==> flow/design.v <==
module full_adder(input a,b,cin,
                  output sum,co);
assign sum=a^b^cin;
assign co=((a&b)||(b&cin)||(cin&a));                 
endmodule
module half_adder(input a,
                  input b,
                  output sum,
                  output carry);
assign sum=a^b;
assign carry=a&b;
endmodule
module mux2_1(input a,b,sel,
              output y);
assign y=sel?b:a;
endmodule
module adder_4bit(input [3:0]a,b,
                  input cin,
                  output [3:0]sum,
                  output co);
wire s1,c1,s2,c2,s3,c3,s4,s11,s44,c4,c11,s22,c22,s33,c33,c44;
full_adder f1(a[0],b[0],1'b0,s1,c1);
full_adder f2(a[1],b[1],c1,s2,c2);
full_adder f3(a[2],b[2],c2,s3,c3);
full_adder f4(a[3],b[3],c3,s4,c4);
full_adder f5(a[0],b[0],1'b1,s11,c11);
full_adder f6(a[1],b[1],c11,s22,c22);
full_adder f7(a[2],b[2],c22,s33,c33);
full_adder f8(a[3],b[3],c33,s44,c44);
mux2_1 m1(s1,s11,cin,sum[0]);
mux2_1 m2(s2,s22,cin,sum[1]);
mux2_1 m3(s3,s33,cin,sum[2]);
mux2_1 m4(s4,s44,cin,sum[3]);
mux2_1 m5(c4,c44,cin,co);
endmodule
module adder_6bit(input [5:0]a,b,
                  input cin,
                  output [5:0]sum,
                  output co);
wire s1,s2,s3,s4,s5,s6,c1,c2,c3,c4,c5,c6;
wire s11,s22,s33,s44,s55,s66,c11,c22,c33,c44,c55,c66;
full_adder f1(a[0],b[0],1'b0,s1,c1);
full_adder f2(a[1],b[1],c1,s2,c2);
full_adder f3(a[2],b[2],c2,s3,c3);
full_adder f4(a[3],b[3],c3,s4,c4);
full_adder f5(a[4],b[4],c4,s5,c5);
full_adder f6(a[5],b[5],c5,s6,c6);
full_adder f7(a[0],b[0],1'b1,s11,c11);
full_adder f8(a[1],b[1],c11,s22,c22);
full_adder f9(a[2],b[2],c22,s33,c33);
full_adder f10(a[3],b[3],c33,s44,c44);
full_adder f11(a[4],b[4],c44,s55,c55);
full_adder f12(a[5],b[5],c55,s66,c66);
mux2_1 m1(s1,s11,cin,sum[0]);
mux2_1 m2(s2,s22,cin,sum[1]);
mux2_1 m3(s3,s33,cin,sum[2]);
mux2_1 m4(s4,s44,cin,sum[3]);
mux2_1 m5(s5,s55,cin,sum[4]);
mux2_1 m6(s6,s66,cin,sum[5]);
mux2_1 m7(c6,c66,cin,co);
endmodule
module adder_8bit(input [7:0] a,b,
                   input cin,
                   output [7:0] sum,
                   output co);
wire s1,s2,s3,s4,s5,s6,s7,s8,c1,c2,c3,c4,c5,c6,c7,c8;
wire s11,s22,s33,s44,s55,s66,s77,s88,c11,c22,c33,c44,c55,c66,c77,c88;
full_adder f10(a[0],b[0],1'b0,s1,c1);
full_adder f20(a[1],b[1],c1,s2,c2);
full_adder f30(a[2],b[2],c2,s3,c3);
full_adder f40(a[3],b[3],c3,s4,c4);
full_adder f50(a[4],b[4],c4,s5,c5);
full_adder f60(a[5],b[5],c5,s6,c6);
full_adder f70(a[6],b[6],c6,s7,c7);
full_adder f80(a[7],b[7],c7,s8,c8);
full_adder f11(a[0],b[0],1'b1,s11,c11);
full_adder f22(a[1],b[1],c11,s22,c22);
full_adder f33(a[2],b[2],c22,s33,c33);
full_adder f44(a[3],b[3],c33,s44,c44);
full_adder f55(a[4],b[4],c44,s55,c55);
full_adder f66(a[5],b[5],c55,s66,c66);
full_adder f77(a[6],b[6],c66,s77,c77);
full_adder f88(a[7],b[7],c77,s88,c88);
mux2_1 m1(s1,s11,cin,sum[0]);
mux2_1 m2(s2,s22,cin,sum[1]);
mux2_1 m3(s3,s33,cin,sum[2]);
mux2_1 m4(s4,s44,cin,sum[3]);
mux2_1 m5(s5,s55,cin,sum[4]);
mux2_1 m6(s6,s66,cin,sum[5]);
mux2_1 m7(s7,s77,cin,sum[6]);
mux2_1 m8(s8,s88,cin,sum[7]);
mux2_1 m9(c8,c88,cin,co);
endmodule
module adder_12bit(input [11:0] a,b,
                   input cin,
                   output [11:0] sum,
                   output co);
wire s1,s2,s3,s4,s5,s6,s7,s8,s9,s10,s11a,s12,c1,c2,c3,c4,c5,c6,c7,c8,c9,c10,c11a,c12;
wire s11,s22,s33,s44,s55,s66,s77,s88,s99,s1010,s1111,s1212;
wire c11,c22,c33,c44,c55,c66,c77,c88,c99,c1010,c1111,c1212;
full_adder f10(a[0],b[0],1'b0,s1,c1);
full_adder f20(a[1],b[1],c1,s2,c2);
full_adder f30(a[2],b[2],c2,s3,c3);
full_adder f40(a[3],b[3],c3,s4,c4);
full_adder f50(a[4],b[4],c4,s5,c5);
full_adder f60(a[5],b[5],c5,s6,c6);
full_adder f70(a[6],b[6],c6,s7,c7);
full_adder f80(a[7],b[7],c7,s8,c8);
full_adder f90(a[8],b[8],c8,s9,c9);
full_adder f100(a[9],b[9],c9,s10,c10);
full_adder f110(a[10],b[10],c10,s11a,c11a);
full_adder f120(a[11],b[11],c11a,s12,c12);
full_adder f11(a[0],b[0],1'b1,s11,c11);
full_adder f22(a[1],b[1],c11,s22,c22);
full_adder f33(a[2],b[2],c22,s33,c33);
full_adder f44(a[3],b[3],c33,s44,c44);
full_adder f55(a[4],b[4],c44,s55,c55);
full_adder f66(a[5],b[5],c55,s66,c66);
full_adder f77(a[6],b[6],c66,s77,c77);
full_adder f88(a[7],b[7],c77,s88,c88);
full_adder f99(a[8],b[8],c88,s99,c99);
full_adder f1010(a[9],b[9],c99,s1010,c1010);
full_adder f1111(a[10],b[10],c1010,s1111,c1111);
full_adder f1212(a[11],b[11],c1111,s1212,c1212);
mux2_1 m1(s1,s11,cin,sum[0]);
mux2_1 m2(s2,s22,cin,sum[1]);
mux2_1 m3(s3,s33,cin,sum[2]);
mux2_1 m4(s4,s44,cin,sum[3]);
mux2_1 m5(s5,s55,cin,sum[4]);
mux2_1 m6(s6,s66,cin,sum[5]);
mux2_1 m7(s7,s77,cin,sum[6]);
mux2_1 m8(s8,s88,cin,sum[7]);
mux2_1 m9(s9,s99,cin,sum[8]);
mux2_1 m10(s10,s1010,cin,sum[9]);
mux2_1 m11(s11a,s1111,cin,sum[10]);
mux2_1 m12(s12,s1212,cin,sum[11]);
mux2_1 m13(c12,c1212,cin,co);
endmodule
module adder_16bit(input [15:0] a,b,
                   input cin,
                   output [15:0] sum,
                   output co);
wire s1,s2,s3,s4,s5,s6,s7,s8,s9,s10,s11a,s12,s13,s14,s15,s16;
wire c1,c2,c3,c4,c5,c6,c7,c8,c9,c10,c11a,c12,c13,c14,c15,c16;
wire s11,s22,s33,s44,s55,s66,s77,s88,s99,s1010,s1111,s1212,s1313,s1414,s1515,s1616;
wire c11,c22,c33,c44,c55,c66,c77,c88,c99,c1010,c1111,c1212,c1313,c1414,c1515,c1616;
full_adder f10(a[0],b[0],1'b0,s1,c1);
full_adder f20(a[1],b[1],c1,s2,c2);
full_adder f30(a[2],b[2],c2,s3,c3);
full_adder f40(a[3],b[3],c3,s4,c4);
full_adder f50(a[4],b[4],c4,s5,c5);
full_adder f60(a[5],b[5],c5,s6,c6);
full_adder f70(a[6],b[6],c6,s7,c7);
full_adder f80(a[7],b[7],c7,s8,c8);
full_adder f90(a[8],b[8],c8,s9,c9);
full_adder f100(a[9],b[9],c9,s10,c10);
full_adder f110(a[10],b[10],c10,s11a,c11a);
full_adder f120(a[11],b[11],c11a,s12,c12);
full_adder f130(a[12],b[12],c12,s13,c13);
full_adder f140(a[13],b[13],c13,s14,c14);
full_adder f150(a[14],b[14],c14,s15,c15);
full_adder f160(a[15],b[15],c15,s16,c16);
full_adder f11(a[0],b[0],1'b1,s11,c11);
full_adder f22(a[1],b[1],c11,s22,c22);
full_adder f33(a[2],b[2],c22,s33,c33);
full_adder f44(a[3],b[3],c33,s44,c44);
full_adder f55(a[4],b[4],c44,s55,c55);
full_adder f66(a[5],b[5],c55,s66,c66);
full_adder f77(a[6],b[6],c66,s77,c77);
full_adder f88(a[7],b[7],c77,s88,c88);
full_adder f99(a[8],b[8],c88,s99,c99);
full_adder f1010(a[9],b[9],c99,s1010,c1010);
full_adder f1111(a[10],b[10],c1010,s1111,c1111);
full_adder f1212(a[11],b[11],c1111,s1212,c1212);
full_adder f1313(a[12],b[12],c1212,s1313,c1313);
full_adder f1414(a[13],b[13],c1313,s1414,c1414);
full_adder f1515(a[14],b[14],c1414,s1515,c1515);
full_adder f1616(a[15],b[15],c1515,s1616,c1616);
mux2_1 m1(s1,s11,cin,sum[0]);
mux2_1 m2(s2,s22,cin,sum[1]);
mux2_1 m3(s3,s33,cin,sum[2]);
mux2_1 m4(s4,s44,cin,sum[3]);
mux2_1 m5(s5,s55,cin,sum[4]);
mux2_1 m6(s6,s66,cin,sum[5]);
mux2_1 m7(s7,s77,cin,sum[6]);
mux2_1 m8(s8,s88,cin,sum[7]);
mux2_1 m9(s9,s99,cin,sum[8]);
mux2_1 m10(s10,s1010,cin,sum[9]);
mux2_1 m11(s11a,s1111,cin,sum[10]);
mux2_1 m12(s12,s1212,cin,sum[11]);
mux2_1 m13(s13,s1313,cin,sum[12]);
mux2_1 m14(s14,s1414,cin,sum[13]);
mux2_1 m15(s15,s1515,cin,sum[14]);
mux2_1 m16(s16,s1616,cin,sum[15]);
mux2_1 m17(c16,c1616,cin,co);
endmodule
module adder_24bit(input [23:0] a,b,
                   input cin,
                   output [23:0] sum,
                   output co);
wire s1,s2,s3,s4,s5,s6,s7,s8,s9,s10,s11a,s12;
wire s13,s14,s15,s16,s17,s18,s19,s20,s21,s222,s23,s24;
wire c1,c2,c3,c4,c5,c6,c7,c8,c9,c10,c11a,c12;
wire c13,c14,c15,c16,c17,c18,c19,c20,c21,c222,c23,c24;
wire s11,s22,s33,s44,s55,s66,s77,s88,s99,s1010,s1111,s1212;
wire s1313,s1414,s1515,s1616,s1717,s1818,s1919,s2020,s2121,s2222,s2323,s2424;
wire c11,c22,c33,c44,c55,c66,c77,c88,c99,c1010,c1111,c1212;
wire c1313,c1414,c1515,c1616,c1717,c1818,c1919,c2020,c2121,c2222,c2323,c2424;
full_adder f10(a[0],b[0],1'b0,s1,c1);
full_adder f20(a[1],b[1],c1,s2,c2);
full_adder f30(a[2],b[2],c2,s3,c3);
full_adder f40(a[3],b[3],c3,s4,c4);
full_adder f50(a[4],b[4],c4,s5,c5);
full_adder f60(a[5],b[5],c5,s6,c6);
full_adder f70(a[6],b[6],c6,s7,c7);
full_adder f80(a[7],b[7],c7,s8,c8);
full_adder f90(a[8],b[8],c8,s9,c9);
full_adder f100(a[9],b[9],c9,s10,c10);
full_adder f110(a[10],b[10],c10,s11a,c11a);
full_adder f120(a[11],b[11],c11a,s12,c12);
full_adder f130(a[12],b[12],c12,s13,c13);
full_adder f140(a[13],b[13],c13,s14,c14);
full_adder f150(a[14],b[14],c14,s15,c15);
full_adder f160(a[15],b[15],c15,s16,c16);
full_adder f170(a[16],b[16],c16,s17,c17);
full_adder f180(a[17],b[17],c17,s18,c18);
full_adder f190(a[18],b[18],c18,s19,c19);
full_adder f200(a[19],b[19],c19,s20,c20);
full_adder f210(a[20],b[20],c20,s21,c21);
full_adder f220(a[21],b[21],c21,s222,c222);
full_adder f230(a[22],b[22],c222,s23,c23);
full_adder f240(a[23],b[23],c23,s24,c24);
full_adder f11(a[0],b[0],1'b1,s11,c11);
full_adder f22(a[1],b[1],c11,s22,c22);
full_adder f33(a[2],b[2],c22,s33,c33);
full_adder f44(a[3],b[3],c33,s44,c44);
full_adder f55(a[4],b[4],c44,s55,c55);
full_adder f66(a[5],b[5],c55,s66,c66);
full_adder f77(a[6],b[6],c66,s77,c77);
full_adder f88(a[7],b[7],c77,s88,c88);
full_adder f99(a[8],b[8],c88,s99,c99);
full_adder f1010(a[9],b[9],c99,s1010,c1010);
full_adder f1111(a[10],b[10],c1010,s1111,c1111);
full_adder f1212(a[11],b[11],c1111,s1212,c1212);
full_adder f1313(a[12],b[12],c1212,s1313,c1313);
full_adder f1414(a[13],b[13],c1313,s1414,c1414);
full_adder f1515(a[14],b[14],c1414,s1515,c1515);
full_adder f1616(a[15],b[15],c1515,s1616,c1616);
full_adder f1717(a[16],b[16],c1616,s1717,c1717);
full_adder f1818(a[17],b[17],c1717,s1818,c1818);
full_adder f1919(a[18],b[18],c1818,s1919,c1919);
full_adder f2020(a[19],b[19],c1919,s2020,c2020);
full_adder f2121(a[20],b[20],c2020,s2121,c2121);
full_adder f2222(a[21],b[21],c2121,s2222,c2222);
full_adder f2323(a[22],b[22],c2222,s2323,c2323);
full_adder f2424(a[23],b[23],c2323,s2424,c2424);
mux2_1 m1(s1,s11,cin,sum[0]);
mux2_1 m2(s2,s22,cin,sum[1]);
mux2_1 m3(s3,s33,cin,sum[2]);
mux2_1 m4(s4,s44,cin,sum[3]);
mux2_1 m5(s5,s55,cin,sum[4]);
mux2_1 m6(s6,s66,cin,sum[5]);
mux2_1 m7(s7,s77,cin,sum[6]);
mux2_1 m8(s8,s88,cin,sum[7]);
mux2_1 m9(s9,s99,cin,sum[8]);
mux2_1 m10(s10,s1010,cin,sum[9]);
mux2_1 m11(s11a,s1111,cin,sum[10]);
mux2_1 m12(s12,s1212,cin,sum[11]);
mux2_1 m13(s13,s1313,cin,sum[12]);
mux2_1 m14(s14,s1414,cin,sum[13]);
mux2_1 m15(s15,s1515,cin,sum[14]);
mux2_1 m16(s16,s1616,cin,sum[15]);
mux2_1 m17(s17,s1717,cin,sum[16]);
mux2_1 m18(s18,s1818,cin,sum[17]);
mux2_1 m19(s19,s1919,cin,sum[18]);
mux2_1 m20(s20,s2020,cin,sum[19]);
mux2_1 m21(s21,s2121,cin,sum[20]);
mux2_1 m22(s222,s2222,cin,sum[21]);
mux2_1 m23(s23,s2323,cin,sum[22]);
mux2_1 m24(s24,s2424,cin,sum[23]);
mux2_1 m25(c24,c2424,cin,co);
endmodule
module mul_2x2(input clk,
               input [1:0]a,b,
               output [3:0]out);           
reg [1:0]clk_a,clk_b;
wire [3:0]temp;
always @(posedge clk)
 begin
  clk_a<=a;
  clk_b<=b;
 end
assign out[0]=clk_a[0]&clk_b[0];
assign temp[0]=clk_a[0]&clk_b[1];
assign temp[1]=clk_a[1]&clk_b[0];
assign temp[2]=clk_a[1]&clk_b[1];
half_adder h1(temp[0],temp[1],out[1],temp[3]);
half_adder h2(temp[3],temp[2],out[2],out[3]);
endmodule
module mul_4x4(input clk,
               input [3:0]a,
               input [3:0]b,
               output [7:0]c);
wire [3:0]q0,q1,q2,q3,q4;
wire [5:0]q5,q6;		
wire [3:0]temp1;
wire [5:0]temp2,temp3,temp4;
reg [3:0]clk_a,clk_b;
always @(posedge clk)
begin
 clk_a<=a;
 clk_b<=b;
end
mul_2x2 m1(clk,clk_a[1:0],clk_b[1:0],q0[3:0]);
mul_2x2 m2(clk,clk_a[3:2],clk_b[1:0],q1[3:0]);
mul_2x2 m3(clk,clk_a[1:0],clk_b[3:2],q2[3:0]);
mul_2x2 m4(clk,clk_a[3:2],clk_b[3:2],q3[3:0]);
assign temp1 ={2'b00,q0[3:2]};
adder_4bit a1(q1[3:0],temp1,1'b0,q4,);
assign temp2 ={2'b00,q2[3:0]};
assign temp3 ={q3[3:0],2'b00};
adder_6bit a2(temp2,temp3,1'b0,q5,);
assign temp4={2'b00,q4[3:0]};
adder_6bit a3(temp4,q5,1'b0,q6,);
assign c[1:0]=q0[1:0];
assign c[7:2]=q6[5:0];
endmodule
module mul_8x8(input clk,
               input [7:0] a,b,
               output [15:0]c);
wire [7:0]q0,q1,q2,q3,q4;
wire [11:0]q5,q6;	
wire [7:0]temp1;
wire [11:0]temp2,temp3,temp4;
reg [7:0]clk_a,clk_b;
always @(posedge clk)
begin
 clk_a<=a;
 clk_b<=b;
end
mul_4x4 mu1(clk,clk_a[3:0],clk_b[3:0],q0[7:0]);
mul_4x4 mu2(clk,clk_a[7:4],clk_b[3:0],q1[7:0]);
mul_4x4 mu3(clk,clk_a[3:0],clk_b[7:4],q2[7:0]);
mul_4x4 mu4(clk,clk_a[7:4],clk_b[7:4],q3[7:0]);
assign temp1 ={4'b0000,q0[7:4]};
adder_8bit a1(q1[7:0],temp1,1'b0,q4,);
assign temp2 ={4'b0000,q2[7:0]};
assign temp3 ={q3[7:0],4'b0000};
adder_12bit a2(temp2,temp3,1'b0,q5,);
assign temp4={4'b0000,q4[7:0]};
adder_12bit a3(temp4,q5,1'b0,q6,);
assign c[3:0]=q0[3:0];
assign c[15:4]=q6[11:0];
endmodule    
module mul_16x16(input clk,
		         input [15:0]a,
                 input [15:0]b,
                 output [31:0]c);
reg [15:0]clk_a,clk_b;
wire [15:0]q0,q1,q2,q3,q4;	
wire [15:0]temp1;
wire [23:0]temp2,temp3,temp4;
wire [23:0]q5,q6;
always @(posedge clk)
 begin
  clk_a<=a;
  clk_b<=b;
 end
mul_8x8 m1(clk,clk_a[7:0],clk_b[7:0],q0[15:0]);
mul_8x8 m2(clk,clk_a[15:8],clk_b[7:0],q1[15:0]);
mul_8x8 m3(clk,clk_a[7:0],clk_b[15:8],q2[15:0]);
mul_8x8 m4(clk,clk_a[15:8],clk_b[15:8],q3[15:0]);
assign temp1 ={8'b0,q0[15:8]};
adder_16bit a1(q1[15:0],temp1,1'b0,q4,);
assign temp2 ={8'b0,q2[15:0]};
assign temp3 ={q3[15:0],8'b0};
adder_24bit a2(temp2,temp3,1'b0,q5,);
assign temp4={8'b0,q4[15:0]};
adder_24bit a3(temp4,q5,1'b0,q6,);
assign c[7:0]=q0[7:0];
assign c[31:8]=q6[23:0];
endmodule
module accumulator(input clk,en,clr,
                   input [31:0]a,
                   output [39:0]c);
reg [39:0]acc;
always @(posedge clk)
 begin
  if (clr)
   acc <= 40'b0;
  else if (en)
  begin 
   acc <= acc + {8'b0,a};
  end
 end
assign c = acc;
endmodule
module mac_unit(input clk,en,clr,
                input [15:0]a,b,
                output [39:0]c);
wire [31:0]temp1;
mul_16x16 m1(clk,a,b,temp1);
accumulator a1(clk,en,clr,temp1,c);
endmodule
## From RTL to reports: mac_unit

What the tools print for mac_unit, step after step.
Line numbers count from 1 in the design file above.
Operators carry their Yosys type and port widths (W data, S select, Z words).
Cell names lack the library's common part.
A cell with -- has no value.

- Design top: mac_unit
- Clock port: clk
- Standard-cell library: sky130hd
- Timing corner: tt_025C_1v80

## Word-level counts

Yosys after proc, flatten, opt, wreduce and memory -nomap, before mapping. Enables and synchronous resets that opt folds into registers are not counted as muxes. Memory bits, and registers merged into a memory's read port (data or address), are not among the register bits. Print and check cells are not counted. Equal cells are merged and count once.

- Register bits after elaboration: 168
- Bits in latches: 0
- RAM bits: 0
- ROM bits: 0
- Clocked read ports x word width: 0
- Memory cells: 0
- Input bits: 35
- Output and inout bits: 40
- Word-level cells: 2,070

- $add $sub $neg: 1
- $mul: 0
- Div/mod/pow operators: 0
- $lt $le $gt $ge: 0
- Equal/unequal tests: 0
- Shifts and indexed selects: 0
- Muxes and demuxes: 0
- Bitwise gates (word level): 1,716
- Reductions and logical operators: 322

Operator list:

| kind | count |
|---|---|
| $and A1 B1 Y1 | 1,035 |
| $xor A1 B1 Y1 | 681 |
| $logic_or A1 B1 Y1 | 322 |
| $add A40 B32 Y40 | 1 |

## Longest topological paths

Depth = most cells in a row (Yosys ltp): at word level without a register or memory, in the mapped netlist without a sequential cell, where the memories' decode and read muxes count.

- Depth in word-level cells: 83
- ABC_AREA: 0
- Depth in mapped cells: 58
- Depth with buffers taken out: 57

## Netlist

Source: synth_stat.txt of the flow (Yosys; design flattened, memories mapped). It holds for the ABC_AREA given above (unset counts as 0); a run with the other value may have another netlist.
The area totals of this step are shown rounded.

- Mapped cells: 1,571
- Mapped area: 15,600 µm²
- Sequential part of the area: 3,360 µm²
- Mapped flip-flops: 168
- Buffer cells: 48

Cells by type:

| cell type | count | area in all (µm²) |
|---|---|---|
| fa_1 | 194 | 3.88E+03 |
| dfxtp_1 | 168 | 3.36E+03 |
| ha_1 | 264 | 3.3E+03 |
| and2_1 | 244 | 1.53E+03 |
| inv_1 | 313 | 1.17E+03 |
| xnor2_1 | 37 | 324.061 |
| mux2i_1 | 21 | 210.202 |
| xor2_1 | 23 | 201.443 |
| nor2_1 | 51 | 191.434 |
| nand2_1 | 45 | 168.912 |
| a21oi_1 | 31 | 155.149 |
| clkbuf_1 | 41 | 153.898 |
| a21o_1 | 11 | 82.579 |
| nand4_1 | 11 | 68.816 |
| nand3_1 | 13 | 65.062 |
| nand2b_1 | 9 | 56.304 |
| nor3_1 | 9 | 45.043 |
| o21ai_0 | 9 | 45.043 |

Not listed: further types 38, cells in them 77.
The figures by module come from a second, unflattened synthesis with its own total; it is not the netlist above.

- Cells (unflattened synthesis): 2,802
- Area total of the unflattened synthesis: 42,100 µm²

Each row is one instance without its submodules.

By module:

| module | instances | cells | area (µm²) | sequential area (µm²) |
|---|---|---|---|---|
| full_adder | 896 | 1 | 20.0 | 0.0 |
| mux2_1 | 511 | 1 | 15.0 | 0.0 |
| mul_2x2 | 64 | 8 | 105 | 80.1 |
| accumulator | 1 | 384 | 3,110 | 801 |
| mul_4x4 | 16 | 9 | 164 | 160 |
| half_adder | 128 | 1 | 12.5 | 0.0 |
| mul_8x8 | 4 | 17 | 324 | 320 |
| mul_16x16 | 1 | 33 | 644 | 641 |
| adder_6bit | 32 | 2 | 7.5 | 0.0 |
| adder_4bit | 16 | 2 | 7.5 | 0.0 |
| adder_12bit | 8 | 2 | 7.5 | 0.0 |
| adder_8bit | 4 | 2 | 7.5 | 0.0 |
| adder_24bit | 2 | 2 | 7.5 | 0.0 |
| adder_16bit | 1 | 2 | 7.5 | 0.0 |
| mac_unit | 1 | 0 | 0.0 | 0.0 |

## Worst setup path after synthesis

OpenSTA on the mapped netlist: ideal clock, no wires. The path of least setup slack (recovery checks aside). Input and output delay are each 20% of the period. Register names are those of the netlist, which keeps one name where synthesis merged equal registers.

- Path kind: register to register
- From: register (no name shown)
- To: register a1.acc[38]
- Period: 13.5 ns
- Setup time: 0.128 ns
- Launch time at the first pin: 0.000 ns
- Arrival: 13.569 ns
- Required time: 13.372 ns
- Path slack: -0.196 ns
- Delay of the path: 13.697 ns
- Stages on the path: 53
- Path buffers: 1
- Synthesis period reached: 13.696 ns

"delay of the path" = arrival - input delay + setup time.
"stages on the path": output pins that drive a net of the path, with the launching flip-flop's if there is one; two outputs of one cell count as two.
"synthesis period reached" = period - worst setup slack (recovery checks aside). The figure is calculated, with input and output delays left at 20% of the set period.
The rows between start and end are the longest chain of elaborated cells between them; the timing report does not say that the signal goes this way. Where chains are equally long, one stands for them.
A line is the first line of the expression or statement that the cell stems from. Yosys adds cells for indexed reads and writes and turns some case tables into memories.

- Path through: dfxtp_1 clkbuf_1 and2_1 ha_1 ha_1 ha_1 fa_1 inv_1 fa_1 inv_1 fa_1 fa_1 inv_1 fa_1 inv_1 fa_1 fa_1 fa_1 [... 17 more ...] fa_1 fa_1 inv_1 ha_1 ha_1 ha_1 ha_1 ha_1 ha_1 ha_1 xnor2_1 xnor2_1 ha_1 nand2_1 a2111oi_0 o41ai_2 xor2_1 nor2_1
- Cells in the longest elaborated chain: 83
- Elaborated cells between the ends (all ways): 739
- RTL lines with such cells: 7
- Classes of those cells: add/sub: 1; logic: 588; reduce/logical: 150

Ends and longest elaborated chain, post-synthesis:

| item | RTL line | RTL |
|---|---|---|
| $and A1 B1 Y1 | 295 | `assign temp[1]=clk_a[1]&clk_b[0];` |
| $and A1 B1 Y1 | 11 | `assign carry=a&b;` |
| $xor A1 B1 Y1 | 10 | `assign sum=a^b;` |
| $and A1 B1 Y1 (2 in a row) | 4 | `assign co=((a&b)\|\|(b&cin)\|\|(cin&a));` |
| $logic_or A1 B1 Y1 (2 in a row) | 4 |  |
| $xor A1 B1 Y1 | 3 | `assign sum=a^b^cin;` |
| $and A1 B1 Y1 | 4 |  |
| [... 59 more ...] | -- |  |
| $and A1 B1 Y1 | 4 |  |
| $logic_or A1 B1 Y1 (2 in a row) | 4 |  |
| $and A1 B1 Y1 | 4 |  |
| $logic_or A1 B1 Y1 (2 in a row) | 4 |  |
| $and A1 B1 Y1 (7 in a row) | 4 |  |
| $xor A1 B1 Y1 | 3 |  |
| $add A40 B32 Y40 | 393 | `acc <= acc + {8'b0,a};` |
| end: assignment | 390 | `acc <= 40'b0;` |
| end: assignment | 393 |  |
| end: declaration | 386 | `reg [39:0]acc;` |

## Path in the finished layout

Path of least setup slack in the final report of record 1 (OpenROAD, finished layout, wires in). Where an end is a register, its clock arrival counts in the times.

- Path kind: register to register
- From: register (no name shown)
- To: register a1.acc[38]
- Period: 13.7 ns
- Setup time: 0.12 ns
- Launch time at the first pin: 0.45 ns
- Arrival: 13.63 ns
- Required time: 14.01 ns
- Path slack: 0.38 ns
- Stages on the path: 54
- Path buffers: 2

The rows between start and end are the longest chain of elaborated cells between them; the timing report does not say that the signal goes this way. Where chains are equally long, one stands for them.

- Path through: dfxtp_4 buf_8 and2_4 ha_4 ha_4 ha_4 fa_2 inv_2 fa_1 inv_2 fa_2 fa_1 inv_2 fa_1 inv_2 fa_2 fa_2 fa_2 [... 18 more ...] fa_2 inv_2 ha_4 ha_4 ha_4 ha_4 ha_4 ha_4 ha_4 xnor2_4 xnor2_2 ha_4 buf_6 nand2_4 a2111oi_4 o41ai_4 xor2_1 nor2_1
- Cells in the longest elaborated chain: 83
- Elaborated cells between the ends (all ways): 739
- RTL lines with such cells: 7
- Classes of those cells: add/sub: 1; logic: 588; reduce/logical: 150

Ends and longest elaborated chain, post-layout:

| item | RTL line | RTL |
|---|---|---|
| $and A1 B1 Y1 | 295 | `assign temp[1]=clk_a[1]&clk_b[0];` |
| $and A1 B1 Y1 | 11 | `assign carry=a&b;` |
| $xor A1 B1 Y1 | 10 | `assign sum=a^b;` |
| $and A1 B1 Y1 (2 in a row) | 4 | `assign co=((a&b)\|\|(b&cin)\|\|(cin&a));` |
| $logic_or A1 B1 Y1 (2 in a row) | 4 |  |
| $xor A1 B1 Y1 | 3 | `assign sum=a^b^cin;` |
| $and A1 B1 Y1 | 4 |  |
| [... 59 more ...] | -- |  |
| $and A1 B1 Y1 | 4 |  |
| $logic_or A1 B1 Y1 (2 in a row) | 4 |  |
| $and A1 B1 Y1 | 4 |  |
| $logic_or A1 B1 Y1 (2 in a row) | 4 |  |
| $and A1 B1 Y1 (7 in a row) | 4 |  |
| $xor A1 B1 Y1 | 3 |  |
| $add A40 B32 Y40 | 393 | `acc <= acc + {8'b0,a};` |
| end: assignment | 390 | `acc <= 40'b0;` |
| end: assignment | 393 |  |
| end: declaration | 386 | `reg [39:0]acc;` |

==> results <==
Design mac_unit on sky130hd. What follows are 6 stored runs of the flow, each under its own settings; their order means nothing. The constraints put input and output delay at 20% of the set period each and load the outputs with 0.01 pF.
"period reached": clock period set for the run, less the worst setup slack. It is reckoned from that one timing run; input and output delays stay at 20% of the period that was set.
The results are shown rounded.
Among the settings, n/a means not set for that run.
Among the results, n/a means that no value is shown for the run.

| name | record 1 | record 2 | record 3 | record 4 | record 5 | record 6 |
|---|---|---|---|---|---|---|
| ABC_AREA | 0 | n/a | n/a | 1 | 1 | 1 |
| CORE_UTILIZATION | 68 | 41 | 55 | 70 | 17 | 18 |
| GPL_TIMING_DRIVEN | 0 | n/a | n/a | 0 | 1 | 0 |
| HOLD_SLACK_MARGIN | 0.21 | n/a | n/a | n/a | 0.23 | n/a |
| MIN_ROUTING_LAYER | met1 | n/a | met2 | met2 | n/a | met2 |
| PLACE_DENSITY | 0.62 | n/a | n/a | 0.63 | n/a | 0.63 |
| SETUP_SLACK_MARGIN | 1.58 | 2.69 | 1.52 | n/a | n/a | 2.14 |
| SLEW_MARGIN | 5 | 20 | 20 | 20 | 35 | 20 |
| TNS_END_PERCENT | 80 | n/a | 80 | 40 | n/a | 90 |
| period_ns | 13.7 | 18.0 | 8.48 | 10.6 | 13.5 | 13.6 |
| CAP_MARGIN | 20 | 20 | 0 | 5 | 20 | 5 |
| CORE_MARGIN | 2 | 2 | 2 | 7 | 6 | 7 |
| GPL_ROUTABILITY_DRIVEN | n/a | 0 | n/a | 1 | 0 | 1 |
| MAX_ROUTING_LAYER | n/a | met4 | met5 | met4 | n/a | met4 |
| PLACE_DENSITY_LB_ADDON | n/a | 0.11 | n/a | n/a | 0.16 | n/a |
| CELL_PAD_IN_SITES_GLOBAL_PLACEMENT | n/a | n/a | 1 | 1 | 3 | 1 |
| CTS_CLUSTER_DIAMETER | n/a | n/a | 216 | 360 | n/a | 360 |
| CTS_CLUSTER_SIZE | n/a | n/a | 87 | 34 | 41 | 34 |
| CELL_PAD_IN_SITES_DETAIL_PLACEMENT | n/a | n/a | n/a | 1 | 2 | 1 |
| CORE_ASPECT_RATIO | n/a | n/a | n/a | 0.5 | n/a | 1.19 |
| area of the synthesized netlist (µm²) | 15,600 | 15,600 | 15,600 | n/a | 17,200 | 17,200 |
| die outline area (µm²) | 24,200 | 39,600 | 29,700 | n/a | 109,000 | 104,000 |
| area of the standard cells in the finished layout (µm²) | 18,100 | 17,500 | 19,100 | n/a | 21,000 | 21,700 |
| utilization in the final report (%) | 80.1 | 46.6 | 68.7 | n/a | 20.9 | 22.9 |
| lowest setup slack (ns) | 0.377 | 3.68 | -4.54 | n/a | -0.070 | -0.221 |
| worst hold slack (ns) | 0.319 | 0.316 | 0.322 | n/a | 0.307 | 0.314 |
| period reached (ns) | 13.323 | 14.320 | 13.019 | n/a | 13.570 | 13.821 |

Record 4: not finished: placement ended with error GPL-0301
